==> flow/design.v <==
module cgate(
        input   clk,
        input   enable,
        output  func_en
        );
        assign func_en  = (enable)? 1'b1:1'b0;
endmodule
module ctrl(
        input                   clk,
        input                   rst,
        input                   in_en,
        input      [2:0]        fn_sel,
        input                   out_en,
        output reg              busy,
        output reg              valid,
        output reg [3:0]        cnt_cycle,   
        output reg [2:0]        cnt_data   
        );
        parameter WAIT = 2'b00, IN_CAL = 2'b01, OUT = 2'b10;
        reg [1:0] cstate, nstate;
        always@(posedge clk, posedge rst)begin
                if(rst)
                        cnt_cycle <= 4'b0;
                else if(cstate == IN_CAL)
                        cnt_cycle <= cnt_cycle + 1;
        end
        always@(posedge clk, posedge rst)begin
                if(rst)
                        cnt_data <= 3'b0;
                else if(cnt_cycle == 4'd15)
                        cnt_data <= cnt_data + 1;
        end
        always@(posedge clk, posedge rst)begin
                if(rst)
                        cstate <= WAIT;
                else
                        cstate <= nstate;
        end
        always@*begin
                case(cstate)
                        WAIT:begin
                                nstate = IN_CAL;
                        end
                        IN_CAL:begin
                                case(fn_sel)
                                        3'b001, 3'b010, 3'b011:begin
                                                if((cnt_cycle == 4'd15)&&(cnt_data == 3'd7))
                                                        nstate = OUT;
                                                else if(cnt_cycle == 4'd15)
                                                        nstate = WAIT;
                                                else
                                                        nstate = IN_CAL;
                                        end
                                        default:begin 
                                                if(cnt_cycle == 4'd15)
                                                        nstate = WAIT;
                                                else
                                                        nstate = IN_CAL;
                                        end
                                endcase
                        end
                        OUT:
                                nstate = IN_CAL;
                        default:
                                nstate = WAIT;
                endcase
        end
        always@*begin   
                case(cstate)
                        WAIT:begin
                                busy = 1'b0;
                                valid = (out_en  && (fn_sel != 3'b111) && (fn_sel != 3'b110));
                        end
                        IN_CAL:begin
                                busy = (cnt_cycle == 4'd15);
                                if((fn_sel == 3'b111) || (fn_sel == 3'b110))
                                        valid = (out_en && (cnt_cycle == 4'd1));
                                else
                                        valid = out_en;
                        end
                        OUT:begin
                                busy = 1'b0;
                                valid = 1'b1;
                        end
                        default:begin
                                busy = 1'b0;
                                valid = 1'b0;
                        end
                endcase
        end
endmodule
module mux_out(
        input           outf4_en,
        input           outf5_en,
        input           outf6_en,
        input           outf7_en,
        input   [2:0]   fn_sel,
        output reg      out_en
        );
        always@*begin
                case(fn_sel)
                        3'b100:out_en = outf4_en;
                        3'b101:out_en = outf5_en;
                        3'b110:out_en = outf6_en;
                        3'b111:out_en = outf7_en;
                        default:out_en = 1'b0;
                endcase
        end
endmodule
module f1(
        input                   clk,
        input                   rst,
        input                   f1_en,
        input                   valid,
        input [127:0]           data,
        input [3:0]             cnt_cycle,
        input [2:0]             cnt_data,
        output reg[127:0]       out_f1
        );
        reg [127:0]     buff;
        always@(posedge clk, posedge rst)begin
                if(rst)
                        buff <= 128'b0;
                else if(f1_en && (cnt_cycle == 4'd15) && (cnt_data != 3'd0) && (data > buff))
                        buff <= data;
                else if(f1_en && (cnt_cycle == 4'd0) &&(cnt_data == 3'd0))   
                        buff <= 128'b0;
        end
        always@*begin
                if(f1_en)begin
                        if(valid)
                                out_f1 = (buff > data)? buff:data;
                        else
                                out_f1 = 128'b0;
                end
                else
                        out_f1 = 128'b0;
        end
endmodule        
module f2(
        input                   clk,
        input                   rst,
        input                   f2_en,
        input                   valid,
        input [127:0]           data,
        input [3:0]             cnt_cycle,
        input [2:0]             cnt_data,
        output reg[127:0]       out_f2
        );
        reg [127:0]     buff;
        always@(posedge clk, posedge rst)begin
                if(rst)
                        buff <= 128'hFFFF_FFFF_FFFF_FFFF_FFFF_FFFF_FFFF_FFFF;
                else if(f2_en && (cnt_cycle == 4'd15) && (cnt_data != 3'd0) && (data < buff))
                        buff <= data;
                else if(f2_en && (cnt_cycle == 4'd0) && (cnt_data == 3'd0))   
                        buff <= 128'hFFFF_FFFF_FFFF_FFFF_FFFF_FFFF_FFFF_FFFF;
        end
        always@*begin
                if(f2_en)begin
                        if(valid)
                                out_f2 = (buff < data)? buff:data;
                        else
                                out_f2 = 128'b0;
                end
                else
                        out_f2 = 128'b0;
        end
endmodule        
module f3(
        input                   clk,
        input                   rst,
        input                   f3_en,
        input                   valid,
        input [127:0]           data,
        input [3:0]             cnt_cycle,
        input [2:0]             cnt_data,
        output reg[127:0]       out_f3
        );
        reg [130:0]     buff;
        always@(posedge clk, posedge rst)begin
                if(rst)
                        buff <= 131'b0;
                else if(f3_en && (cnt_cycle == 4'd15) && (cnt_data != 3'd0))
                        buff <= buff + data;
                else if(f3_en && (cnt_cycle == 4'd0) &&(cnt_data == 3'd0))   
                        buff <= 131'b0;
        end
        always@*begin
                if(f3_en)begin
                        if(valid)
                                out_f3 = ((buff+data) >> 3);
                        else
                                out_f3 = 128'b0;
                end
                else
                        out_f3 = 128'b0;
        end
endmodule
module f4(
        input                   f4_en,
        input [127:0]           data,
        input [3:0]             cnt_cycle,
        output reg              outf4_en,
        output reg[127:0]       out_f4
        );
        parameter LOW  = 128'h6FFF_FFFF_FFFF_FFFF_FFFF_FFFF_FFFF_FFFF;
        parameter HIGH = 128'hAFFF_FFFF_FFFF_FFFF_FFFF_FFFF_FFFF_FFFF;
        always@*begin
                if(f4_en)begin
                        if((cnt_cycle == 4'd1) && (data > LOW) && (data < HIGH))
                                outf4_en = 1'b1;
                        else
                                outf4_en = 1'b0;
                end
                else
                        outf4_en = 1'b0;
        end
        always@*begin
                if(outf4_en)
                        out_f4 = data;
                else
                        out_f4 = 128'b0;
        end
endmodule
module f5(
        input                   f5_en,
        input [127:0]           data,
        input [3:0]             cnt_cycle,
        output reg              outf5_en,
        output reg[127:0]       out_f5
        );
        parameter LOW  = 128'h7FFF_FFFF_FFFF_FFFF_FFFF_FFFF_FFFF_FFFF;
        parameter HIGH = 128'hBFFF_FFFF_FFFF_FFFF_FFFF_FFFF_FFFF_FFFF;
        always@*begin
                if(f5_en)begin
                        if((cnt_cycle == 4'd1) && (data[15:0] != 16'd0) && ((data < LOW) || (data > HIGH)))
                                outf5_en = 1'b1;
                        else
                                outf5_en = 1'b0;
                end
                else
                        outf5_en = 1'b0;
        end
        always@*begin
                if(outf5_en)
                        out_f5 = data;
                else
                        out_f5 = 128'b0;
        end
endmodule
module f6(
        input                   clk,
        input                   rst,
        input                   f6_en,
        input [127:0]           data,
        input [3:0]             cnt_cycle,
        input [2:0]             cnt_data,
        output reg              outf6_en,
        output reg[127:0]       out_f6
        );
        reg [127:0]             buff, buff_pmax;
        reg                     flag;
        always@(posedge clk, posedge rst)begin
                if(rst)
                        buff <= 128'b0;
                else if(f6_en && (cnt_cycle == 4'd1) && (cnt_data != 3'd0) && (data > buff))
                        buff <= data;
                else if(f6_en && (cnt_cycle == 4'd0) && (cnt_data == 3'd0))   
                        buff <= data;
        end
        always@(posedge clk, posedge rst)begin
                if(rst)begin
                        buff_pmax <= 128'b0;
                        flag <= 1'b0;
                end
                else if(f6_en &&   (buff > buff_pmax))begin
                        buff_pmax <= buff;
                        flag <= 1'b1;
                end
                else if(f6_en && cnt_data == 3'd1)
                        flag <= 1'b0;
        end
        always@*begin
                if(f6_en)begin
                        if(flag && (cnt_data == 3'b0))
                                outf6_en = 1'b1;
                        else
                                outf6_en = 1'b0;
                end
                else
                        outf6_en = 1'b0;
        end
        always@*begin
                if(outf6_en)
                        out_f6 = buff_pmax;
                else
                        out_f6 = 128'b0;
        end
endmodule
module f7(
        input                   clk,
        input                   rst,
        input                   f7_en,
        input [127:0]           data,
        input [3:0]             cnt_cycle,
        input [2:0]             cnt_data,
        output reg              outf7_en,
        output reg[127:0]       out_f7
        );
        reg [127:0]             buff, buff_pmin;
        reg                     flag;
        always@(posedge clk, posedge rst)begin
                if(rst)
                        buff <= 128'hFFFF_FFFF_FFFF_FFFF_FFFF_FFFF_FFFF_FFFF;
                else if(f7_en && (cnt_cycle == 4'd15) && (cnt_data != 3'd0) && (data < buff) && (data != 128'b0))
                        buff <= data;
                else if(f7_en && (cnt_cycle == 4'd0) && (cnt_data == 3'd0) && (data != 128'b0))   
                        buff <= data;
        end
        always@(posedge clk, posedge rst)begin
                if(rst)begin
                        buff_pmin <= 128'hFFFF_FFFF_FFFF_FFFF_FFFF_FFFF_FFFF_FFFF;
                        flag <= 1'b0;
                end
                else if(f7_en &&  (buff < buff_pmin))begin
                        buff_pmin <= buff;
                        flag <= 1'b1;
                end
                else if(f7_en && cnt_data == 3'd1)
                        flag <= 1'b0;
        end
        always@*begin
                if(f7_en)begin
                        if(flag && (cnt_data == 3'd0))
                                outf7_en = 1'b1;
                        else
                                outf7_en = 1'b0;
                end
                else
                        outf7_en = 1'b0;
        end
        always@*begin
                if(outf7_en)
                        out_f7 = (data<buff_pmin)? data:buff_pmin;     
                else
                        out_f7 = 128'b0;
        end
endmodule
module proc(
        input                   clk,
        input                   f1_en,
        input                   f2_en,
        input                   f3_en,
        input                   f4_en,
        input                   f5_en,
        input                   f6_en,
        input                   f7_en,
        input                   rst,
        input                   in_en,
        input                   valid,
        input [7:0]             iot_in,
        input [2:0]             fn_sel,
        input [3:0]             cnt_cycle,
        input [2:0]             cnt_data,
        output                  out_en,
        output reg[127:0]       iot_out
        );
        integer i;
        wire [127:0]    out_f1, out_f2, out_f3, out_f4, out_f5, out_f6, out_f7;
        wire            outf4_en, outf5_en, outf6_en, outf7_en;
        reg  [127:0]    mem;
        reg  [7:0]      buf_in[14:0];
        f1 max(.clk(clk),
               .rst(rst),
               .f1_en(f1_en),
               .data(mem),
               .valid(valid),
               .cnt_cycle(cnt_cycle),
               .cnt_data(cnt_data),
               .out_f1(out_f1)
               );
        f2 min(.clk(clk),
               .rst(rst),
               .f2_en(f2_en),
               .data(mem),
               .valid(valid),
               .cnt_cycle(cnt_cycle),
               .cnt_data(cnt_data),
               .out_f2(out_f2)
               );
        f3 avg(.clk(clk),
               .rst(rst),
               .f3_en(f3_en),
               .valid(valid),
               .data(mem),
               .cnt_cycle(cnt_cycle),
               .cnt_data(cnt_data),
               .out_f3(out_f3)
               );
       f4 ext(.f4_en(f4_en),
               .data(mem),
               .cnt_cycle(cnt_cycle),
               .outf4_en(outf4_en),
               .out_f4(out_f4)
               );
        f5 exc(.f5_en(f5_en),
               .data(mem),
               .cnt_cycle(cnt_cycle),
               .outf5_en(outf5_en),
               .out_f5(out_f5)
               );
        f6 p_max(.clk(clk),
                 .rst(rst),
                 .f6_en(f6_en),
                 .data(mem),
                 .cnt_cycle(cnt_cycle),
                 .cnt_data(cnt_data),
                 .outf6_en(outf6_en),
                 .out_f6(out_f6)
                 );
        f7 p_min(.clk(clk),
                 .rst(rst),
                 .f7_en(f7_en),
                 .data(mem),
                 .cnt_cycle(cnt_cycle),
                 .cnt_data(cnt_data),
                 .outf7_en(outf7_en),
                 .out_f7(out_f7)
                 );
       mux_out mux_out(.outf4_en(outf4_en),
                        .outf5_en(outf5_en),
                        .outf6_en(outf6_en),
                        .outf7_en(outf7_en),
                        .fn_sel(fn_sel),
                        .out_en(out_en)
                        );
        always@(posedge clk, posedge rst)begin
                if(rst)begin
                        mem <= 128'b0;
                        for(i = 0; i < 15; i = i + 1)
                                buf_in[i] <= 8'b0;
                end
                else if(cnt_cycle == 4'd15)
                        mem <= {buf_in[0],  buf_in[1],  buf_in[2],   buf_in[3], buf_in[4], buf_in[5],
                                buf_in[6],  buf_in[7],  buf_in[8],   buf_in[9], buf_in[10], buf_in[11],
                                buf_in[12], buf_in[13], buf_in[14],  iot_in};
                else if(in_en)begin
                        buf_in[cnt_cycle] <= iot_in;
                end
        end
        always@*begin
                case(fn_sel)
                        3'b001:iot_out = out_f1;
                        3'b010:iot_out = out_f2;
                        3'b011:iot_out = out_f3;
                        3'b100:iot_out = out_f4;
                        3'b101:iot_out = out_f5;
                        3'b110:iot_out = out_f6;
                        3'b111:iot_out = out_f7;
                        default: iot_out = 128'd0;
                endcase
        end
endmodule
module IOTDF( clk, rst, in_en, iot_in, fn_sel, busy, valid, iot_out);
        input          clk;
        input          rst;
        input          in_en;
        input  [7:0]   iot_in;
        input  [2:0]   fn_sel;
        output         busy;
        output         valid;
        output [127:0] iot_out;
        wire [3:0] cnt_cycle;
        wire [2:0] cnt_data;
        wire out_en;
        wire f1_en, f2_en, f3_en, f4_en, f5_en, f6_en, f7_en;
        ctrl ctrl0(.clk(clk),
                   .rst(rst),
                   .in_en(in_en),
                   .fn_sel(fn_sel),
                   .out_en(out_en),
                   .busy(busy),
                   .valid(valid),
                   .cnt_cycle(cnt_cycle),
                   .cnt_data(cnt_data)
                   );
        proc proc0(.clk(clk),
                   .f1_en(f1_en),
                   .f2_en(f2_en),
                   .f3_en(f3_en),
                   .f4_en(f4_en),
                   .f5_en(f5_en),
                   .f6_en(f6_en),
                   .f7_en(f7_en),
                   .rst(rst),
                   .valid(valid),
                   .in_en(in_en),
                   .iot_in(iot_in),
                   .fn_sel(fn_sel),
                   .cnt_cycle(cnt_cycle),
                   .cnt_data(cnt_data),
                   .out_en(out_en),
                   .iot_out(iot_out)
                   );
        cgate cg_f1(.clk(clk),
                    .enable(fn_sel == 3'b001),
                    .func_en(f1_en)
                    );
        cgate cg_f2(.clk(clk),
                    .enable(fn_sel == 3'b010),
                    .func_en(f2_en)
                    );
        cgate cg_f3(.clk(clk),
                    .enable(fn_sel == 3'b011),
                    .func_en(f3_en)
                    );
        cgate cg_f4(.clk(clk),
                    .enable(fn_sel == 3'b100),
                    .func_en(f4_en)
                    );
        cgate cg_f5(.clk(clk),
                    .enable(fn_sel == 3'b101),
                    .func_en(f5_en)
                    );
        cgate cg_f6(.clk(clk),
                    .enable(fn_sel == 3'b110),
                    .func_en(f6_en)
                    );
        cgate cg_f7(.clk(clk),
                    .enable(fn_sel == 3'b111),
                    .func_en(f7_en)
                    );
endmodule
Lab notebook: IOTDF

From RTL to reports: IOTDF
Each step is given for the RTL above and for the edited RTL.
"original" refers to lines of the RTL above, "edited" to lines of the edited file.
"difference": "edited" minus "original" as printed here. "rel. change": 100 x difference / "original".
Operators: Yosys type, input widths -> output width; for muxes data width and select width s.
Cell names lack the library's common part.
Not given: n/a
Design
  design top: IOTDF
  clock: clk
  standard-cell library: sky130hd
  corner: tt_025C_1v80

Diff
Unified diff, file above to edited file.
This change comes from a script, not from a designer. The edited design behaves differently; no optimisation was intended.
begin of diff
@@ -463,13 +463,15 @@
         end
 endmodule
-module IOTDF( clk, rst, in_en, iot_in, fn_sel, busy, valid, iot_out);
+module IOTDF( clk, rst, in_en, iot_in_ext, fn_sel, busy, valid, iot_out);
         input          clk;
         input          rst;
         input          in_en;
-        input  [7:0]   iot_in;
+        input  [7:0]   iot_in_ext;
         input  [2:0]   fn_sel;
         output         busy;
         output         valid;
         output [127:0] iot_out;
+        reg [7:0] iot_in;
+        always @(posedge clk) iot_in <= iot_in_ext;
         wire [3:0] cnt_cycle;
         wire [2:0] cnt_data;
end of diff

Elaborated design
Counts by Yosys on the flattened word-level netlist (proc, flatten, opt, wreduce). Print and check cells are left out. Cells with the same type and inputs are merged into one.
Bit counts
  register bits after elaboration: original 1158, edited 1166, difference +8, rel. change +0.69%
  output and inout bits: original 130, edited 130, difference 0, rel. change 0.00%
  word-level cells: original 196, edited 197, difference +1, rel. change +0.51%
  bits of input ports: original 14, edited 14, difference 0, rel. change 0.00%
Cells by class
  bitwise gates (word level): original 1, edited 1, difference 0, rel. change 0.00%
  eq/ne operators: original 28, edited 28, difference 0, rel. change 0.00%
  add/sub/neg operators: original 3, edited 3, difference 0, rel. change 0.00%
  multiplexer cells: original 51, edited 51, difference 0, rel. change 0.00%
  magnitude comparators: original 13, edited 13, difference 0, rel. change 0.00%
  reduce/logical cells: original 72, edited 72, difference 0, rel. change 0.00%
Operator kinds equal on both sides are left out: 40.

Longest topological paths
Yosys ltp: most cells in a row. Word level: on the elaborated netlist, between registers, memories and ports. Mapped: between sequential cells and ports; inverters and the memories' decode and read muxes count.
Depth
  depth in word-level cells: original 12, edited 12, difference 0, rel. change 0.00%
  ABC_AREA: original 0, edited 0
  mapped depth: original 18, edited 17, difference -1, rel. change -5.56%
  depth with buffers taken out: original 15, edited 14, difference -1, rel. change -6.67%

Mapped cells and area
The flow's flattened synthesis, as Yosys stat reports it; memories are mapped. The netlist is that of the ABC_AREA named above (0 if unset); the other value can give another one.
Cell types
  nand3_1: original 92, edited 290, difference +198, rel. change +215.22%
  a22o_1: original 213, edited 54, difference -159, rel. change -74.65%
  nand2_1: original 407, edited 525, difference +118, rel. change +28.99%
  o21ai_0: original 610, edited 721, difference +111, rel. change +18.20%
  a21oi_1: original 618, edited 514, difference -104, rel. change -16.83%
  o21ai_1: original 54, edited 157, difference +103, rel. change +190.74%
  buf_2: original 112, edited 50, difference -62, rel. change -55.36%
  o22ai_1: original 83, edited 29, difference -54, rel. change -65.06%
  clkbuf_1: original 244, edited 292, difference +48, rel. change +19.67%
  buf_1: original 8, edited 50, difference +42, rel. change +525.00%
  a21o_1: original 275, edited 243, difference -32, rel. change -11.64%
  nor3_1: original 99, edited 71, difference -28, rel. change -28.28%
  nor2b_1: original 87, edited 60, difference -27, rel. change -31.03%
  nor2_1: original 323, edited 301, difference -22, rel. change -6.81%
  a221o_1: original 21, edited 42, difference +21, rel. change +100.00%
  a31oi_1: original 15, edited 36, difference +21, rel. change +140.00%
  o31ai_1: original 14, edited 29, difference +15, rel. change +107.14%
  mux2i_1: original 606, edited 620, difference +14, rel. change +2.31%
Cell types equal on both sides are left out: 8.
Not every row of either side is listed.
Mapped netlist
  mapped flip-flops: original 1159, edited 1167, difference +8, rel. change +0.69%
  standard cells after synthesis: original 8328, edited 8541, difference +213, rel. change +2.56%
  sequential area (µm²): original 29484.5, edited 29644.7, difference +160.2, rel. change +0.54%
  synthesis area (µm²): original 80647.3, edited 80820.0, difference +172.7, rel. change +0.21%
The figures by module come from a second, unflattened synthesis with its own total; it is not the netlist above.
Second synthesis, totals
  cell total of the unflattened synthesis: original 10680, edited 10688, difference +8, rel. change +0.07%
  area (unflattened synthesis) (µm²): original 97797.5, edited 97957.7, difference +160.2, rel. change +0.16%
Each row is one instance without its submodules.
By module, original
  f7: sequential area 6751.5 µm², instances 1, area 22057.4 µm², cells 2232
  f6: sequential area 6431.2 µm², instances 1, area 17381.7 µm², cells 1634
  proc: sequential area 6206.0 µm², instances 1, area 16668.5 µm², cells 1360
  f3: sequential area 3278.1 µm², instances 1, area 14916.8 µm², cells 1991
  f1: sequential area 3203.1 µm², instances 1, area 12353.1 µm², cells 1666
  f2: sequential area 3363.2 µm², instances 1, area 10542.6 µm², cells 1164
  f5: sequential area 0.0 µm², instances 1, area 1941.9 µm², cells 363
  f4: sequential area 0.0 µm², instances 1, area 1308.8 µm², cells 211
  ctrl: sequential area 251.5 µm², instances 1, area 485.5 µm², cells 43
  IOTDF: sequential area 0.0 µm², instances 1, area 60.1 µm², cells 7
  cgate: sequential area 0.0 µm², instances 7, area 7.5 µm², cells 1
  mux_out: sequential area 0.0 µm², instances 1, area 28.8 µm², cells 2
By module, edited
  f7: sequential area 6751.5 µm², instances 1, area 22057.4 µm², cells 2232
  f6: sequential area 6431.2 µm², instances 1, area 17381.7 µm², cells 1634
  proc: sequential area 6206.0 µm², instances 1, area 16668.5 µm², cells 1360
  f3: sequential area 3278.1 µm², instances 1, area 14916.8 µm², cells 1991
  f1: sequential area 3203.1 µm², instances 1, area 12353.1 µm², cells 1666
  f2: sequential area 3363.2 µm², instances 1, area 10542.6 µm², cells 1164
  f5: sequential area 0.0 µm², instances 1, area 1941.9 µm², cells 363
  f4: sequential area 0.0 µm², instances 1, area 1308.8 µm², cells 211
  ctrl: sequential area 251.5 µm², instances 1, area 485.5 µm², cells 43
  IOTDF: sequential area 160.2 µm², instances 1, area 220.2 µm², cells 15
  cgate: sequential area 0.0 µm², instances 7, area 7.5 µm², cells 1
  mux_out: sequential area 0.0 µm², instances 1, area 28.8 µm², cells 2

Timing after synthesis
OpenSTA on the mapped netlist: ideal clock, no wires. The path of least setup slack (recovery checks aside). Input and output delay are each 20% of the period. Register names are those of the netlist, which keeps one name where synthesis merged equal registers.
Timing path after synthesis
  kind: original input port to output port, edited input port to output port
  start: original input fn_sel[2], edited input fn_sel[2]
  end: original output iot_out[126], edited output iot_out[10]
  external output delay (ps): original 2000, edited 2000, difference 0, rel. change 0.00%
  input delay (ps): original 2000, edited 2000, difference 0, rel. change 0.00%
  launch time at the first pin (ps): original 2000, edited 2000, difference 0, rel. change 0.00%
  clock period (ps): original 10000, edited 10000, difference 0, rel. change 0.00%
  setup slack (ps): original 3808, edited 3409, difference -399
  driving pins on the path: original 11, edited 14, difference +3, rel. change +27.27%
  buffers on the path: original 1, edited 5, difference +4, rel. change +400.00%
  path delay (ps): original 2192, edited 2591, difference +399, rel. change +18.20%
  data required time (ps): original 8000, edited 8000, difference 0, rel. change 0.00%
  arrival (ps): original 4192, edited 4591, difference +399, rel. change +9.52%
  synthesis period reached (ps): original 6192, edited 6591, difference +399, rel. change +6.44%
"path delay" is the arrival time less input delay plus setup time.
At an output port there is no setup time.
"driving pins on the path": output pins that drive a net of the path, with the launching flip-flop's if there is one; two outputs of one cell count as two.
"synthesis period reached" = period - worst setup slack (recovery checks aside). The figure is calculated, with input and output delays left at 20% of the set period.
The rows between start and end are the longest chain of elaborated cells between them; the timing report does not say that the signal goes this way. Where chains are equally long, one stands for them.
Each line given opens the expression or statement behind the cell; cells for indexed reads and writes are added by Yosys, which also makes memories of some case tables.
Between the ends, after synthesis, original
  cell sequence: nor3b_1 -> and4_1 -> nor4_2 -> nor4b_2 -> nor3_4 -> inv_2 -> and3_1 -> buf_2 -> a221o_1 -> a221oi_1 -> o311ai_1
  length of the longest elaborated chain: 10
Ends and longest elaborated chain, after synthesis, original
  from (decl): RTL line 470  | input  [2:0]   fn_sel;
  $eq 3x3->1: RTL line 531  | .enable(fn_sel == 3'b111),
  $mux 1: RTL line 6  | assign func_en  = (enable)? 1'b1:1'b0;
  $mux 1: RTL line 334  | if(f7_en)begin
  $pmux 1 s4: RTL line 101  | case(fn_sel)
  $logic_and 1x1->1: RTL line 77  | valid = (out_en && (cnt_cycle == 4'd1));
  $mux 1: RTL line 76  | if((fn_sel == 3'b111) || (fn_sel == 3'b110))
  $pmux 1 s3: RTL line 69  | case(cstate)
  $mux 128: RTL line 191  | if(valid)
  $mux 128: RTL line 190  | if(f3_en)begin
  $pmux 128 s7: RTL line 453  | case(fn_sel)
  to (decl): RTL line 473  | output [127:0] iot_out;
Between the ends, after synthesis, edited
  cell sequence: clkbuf_1 -> nand3_1 -> nor3b_1 -> a22oi_1 -> a31o_2 -> clkbuf_1 -> inv_1 -> nand2_1 -> nor2_1 -> clkbuf_1 -> buf_1 -> clkbuf_1 -> a222oi_1 -> nand2_1
  length of the longest elaborated chain: 10
Ends and longest elaborated chain, after synthesis, edited
  from (decl): RTL line 470  | input  [2:0]   fn_sel;
  $eq 3x3->1: RTL line 533  | .enable(fn_sel == 3'b111),
  $mux 1: RTL line 6  | assign func_en  = (enable)? 1'b1:1'b0;
  $mux 1: RTL line 334  | if(f7_en)begin
  $pmux 1 s4: RTL line 101  | case(fn_sel)
  $logic_and 1x1->1: RTL line 77  | valid = (out_en && (cnt_cycle == 4'd1));
  $mux 1: RTL line 76  | if((fn_sel == 3'b111) || (fn_sel == 3'b110))
  $pmux 1 s3: RTL line 69  | case(cstate)
  $mux 128: RTL line 191  | if(valid)
  $mux 128: RTL line 190  | if(f3_en)begin
  $pmux 128 s7: RTL line 453  | case(fn_sel)
  to (decl): RTL line 473  | output [127:0] iot_out;

Path in the finished layout
Path of least setup slack in the final report of the runs of pair A (OpenROAD, finished layout, wires in). Where an end is a register, its clock arrival counts in the times.
The path's times are printed in steps of 10 ps; the period is the one set.
Timing path after layout
  kind: original flip-flop to output port, edited flip-flop to output port
  start: original register proc0.mem[127], edited register proc0.mem[63]
  end: original output iot_out[98], edited output iot_out[101]
  driving pins on the path: original 20, edited 14, difference -6, rel. change -30.00%
  launch time at the first pin (ps): original 820, edited 830, difference +10, rel. change +1.22%
  setup slack (ps): original 720, edited 100, difference -620
  data required time (ps): original 8000, edited 8000, difference 0, rel. change 0.00%
  buffers on the path: original 6, edited 2, difference -4, rel. change -66.67%
  arrival (ps): original 7280, edited 7900, difference +620, rel. change +8.52%
  clock period (ps): original 10000, edited 10000, difference 0, rel. change 0.00%
  external output delay (ps): original 2000, edited 2000, difference 0, rel. change 0.00%
The rows between start and end are the longest chain of elaborated cells between them; the timing report does not say that the signal goes this way. Where chains are equally long, one stands for them.
Between the ends, after layout, original
  cell sequence: dfrtp_1 -> inv_1 -> ha_1 -> nand4_1 -> nor2_1 -> nand3_1 -> nor4_1 -> buf_4 -> nand4_1 -> buf_4 -> a41oi_1 -> buf_4 -> nor3_4 -> buf_12 -> buf_12 -> a21oi_1 -> o22ai_1 -> a211oi_1 -> o21ai_0 -> clkdlybuf4s50_1
  length of the longest elaborated chain: 12
Ends and longest elaborated chain, after layout, original
  from (decl): RTL line 372  | reg  [127:0]    mem;
  from (assign): RTL line 440  | mem <= 128'b0;
  from (assign): RTL line 445  | mem <= {buf_in[0],  buf_in[1],  buf_in[2],   buf_in[3], buf_in[4], buf_in[5],
  $lt 128x127->1: RTL line 237  | if((cnt_cycle == 4'd1) && (data[15:0] != 16'd0) && ((data < LOW) || (data > HIGH)))
  $logic_or 1x1->1: RTL line 237
  $logic_and 1x1->1: RTL line 237
  $mux 1: RTL line 237
  $mux 1: RTL line 236  | if(f5_en)begin
  $pmux 1 s4: RTL line 101  | case(fn_sel)
  $logic_and 1x1->1: RTL line 77  | valid = (out_en && (cnt_cycle == 4'd1));
  $mux 1: RTL line 76  | if((fn_sel == 3'b111) || (fn_sel == 3'b110))
  $pmux 1 s3: RTL line 69  | case(cstate)
  $mux 128: RTL line 191  | if(valid)
  $mux 128: RTL line 190  | if(f3_en)begin
  $pmux 128 s7: RTL line 453  | case(fn_sel)
  to (decl): RTL line 473  | output [127:0] iot_out;
Between the ends, after layout, edited
  cell sequence: dfrtp_1 -> inv_1 -> ha_1 -> nand4_1 -> or4_1 -> or4_1 -> nand3b_1 -> o311ai_2 -> nor2_4 -> buf_4 -> and2_1 -> a222oi_1 -> o221ai_1 -> clkdlybuf4s50_1
  length of the longest elaborated chain: 12
Ends and longest elaborated chain, after layout, edited
  from (decl): RTL line 372  | reg  [127:0]    mem;
  from (assign): RTL line 440  | mem <= 128'b0;
  from (assign): RTL line 445  | mem <= {buf_in[0],  buf_in[1],  buf_in[2],   buf_in[3], buf_in[4], buf_in[5],
  $lt 128x127->1: RTL line 237  | if((cnt_cycle == 4'd1) && (data[15:0] != 16'd0) && ((data < LOW) || (data > HIGH)))
  $logic_or 1x1->1: RTL line 237
  $logic_and 1x1->1: RTL line 237
  $mux 1: RTL line 237
  $mux 1: RTL line 236  | if(f5_en)begin
  $pmux 1 s4: RTL line 101  | case(fn_sel)
  $logic_and 1x1->1: RTL line 77  | valid = (out_en && (cnt_cycle == 4'd1));
  $mux 1: RTL line 76  | if((fn_sel == 3'b111) || (fn_sel == 3'b110))
  $pmux 1 s3: RTL line 69  | case(cstate)
  $mux 128: RTL line 191  | if(valid)
  $mux 128: RTL line 190  | if(f3_en)begin
  $pmux 128 s7: RTL line 453  | case(fn_sel)
  to (decl): RTL line 473  | output [127:0] iot_out;

Measured runs
Both versions went through the flow (Yosys, OpenROAD) with the same settings in each pair. Constraints: input delay and output delay 20% of the set period each, output load 0.01 pF.
Flow settings, pair A
  CORE_UTILIZATION: 40
  period_ns: 10.0
  CAP_MARGIN: 20
  CORE_MARGIN: 2
  SLEW_MARGIN: 20
Results, pair A
  post-route utilization (%): original 45.1, edited 45.4, difference +0.3
  synthesis area (µm²): original 80647.3, edited 80820.0, difference +172.7, rel. change +0.21%
  total power of the final layout (mW): original 17.895, edited 18.200, difference +0.305, rel. change +1.70%
  achieved clock period (ps): original 9282, edited 9904, difference +622, rel. change +6.70%
  setup total negative slack (ps): original 0, edited 0, difference 0
  total die area (µm²): original 205227.0, edited 205662.0, difference +435.0, rel. change +0.21%
  standard-cell area after routing (µm²): original 90155.2, edited 90855.9, difference +700.7, rel. change +0.78%
  setup slack of the critical path (ps): original 718, edited 96, difference -622
  worst hold slack (ps): original 490, edited 484, difference -6
Flow settings, pair B
  ABC_AREA: 1
  CORE_MARGIN: 8
  CORE_UTILIZATION: 53
  MAX_ROUTING_LAYER: met5
  PLACE_DENSITY_LB_ADDON: 0.11
  SLEW_MARGIN: 10
  period_ns: 6.42
  CAP_MARGIN: 20
Results, pair B
  post-route utilization (%): original 59.5, edited 58.9, difference -0.6
  synthesis area (µm²): original 91356.4, edited 92198.4, difference +842.0, rel. change +0.92%
  total power of the final layout (mW): original 23.294, edited 22.912, difference -0.382, rel. change -1.64%
  achieved clock period (ps): original 6476, edited 6369, difference -107, rel. change -1.65%
  setup total negative slack (ps): original -72, edited 0, difference +72
  total die area (µm²): original 185912.0, edited 187563.0, difference +1651.0, rel. change +0.89%
  standard-cell area after routing (µm²): original 101901.0, edited 102234.0, difference +333.0, rel. change +0.33%
  setup slack of the critical path (ps): original -56, edited 51, difference +107
  worst hold slack (ps): original 469, edited 464, difference -5
"achieved clock period": clock period set for the run, less the worst setup slack. It is reckoned from that one timing run; input and output delays stay at 20% of the period that was set.
"total power of the final layout" rests on the timing tool's default activity at the inputs, not on a simulated workload.
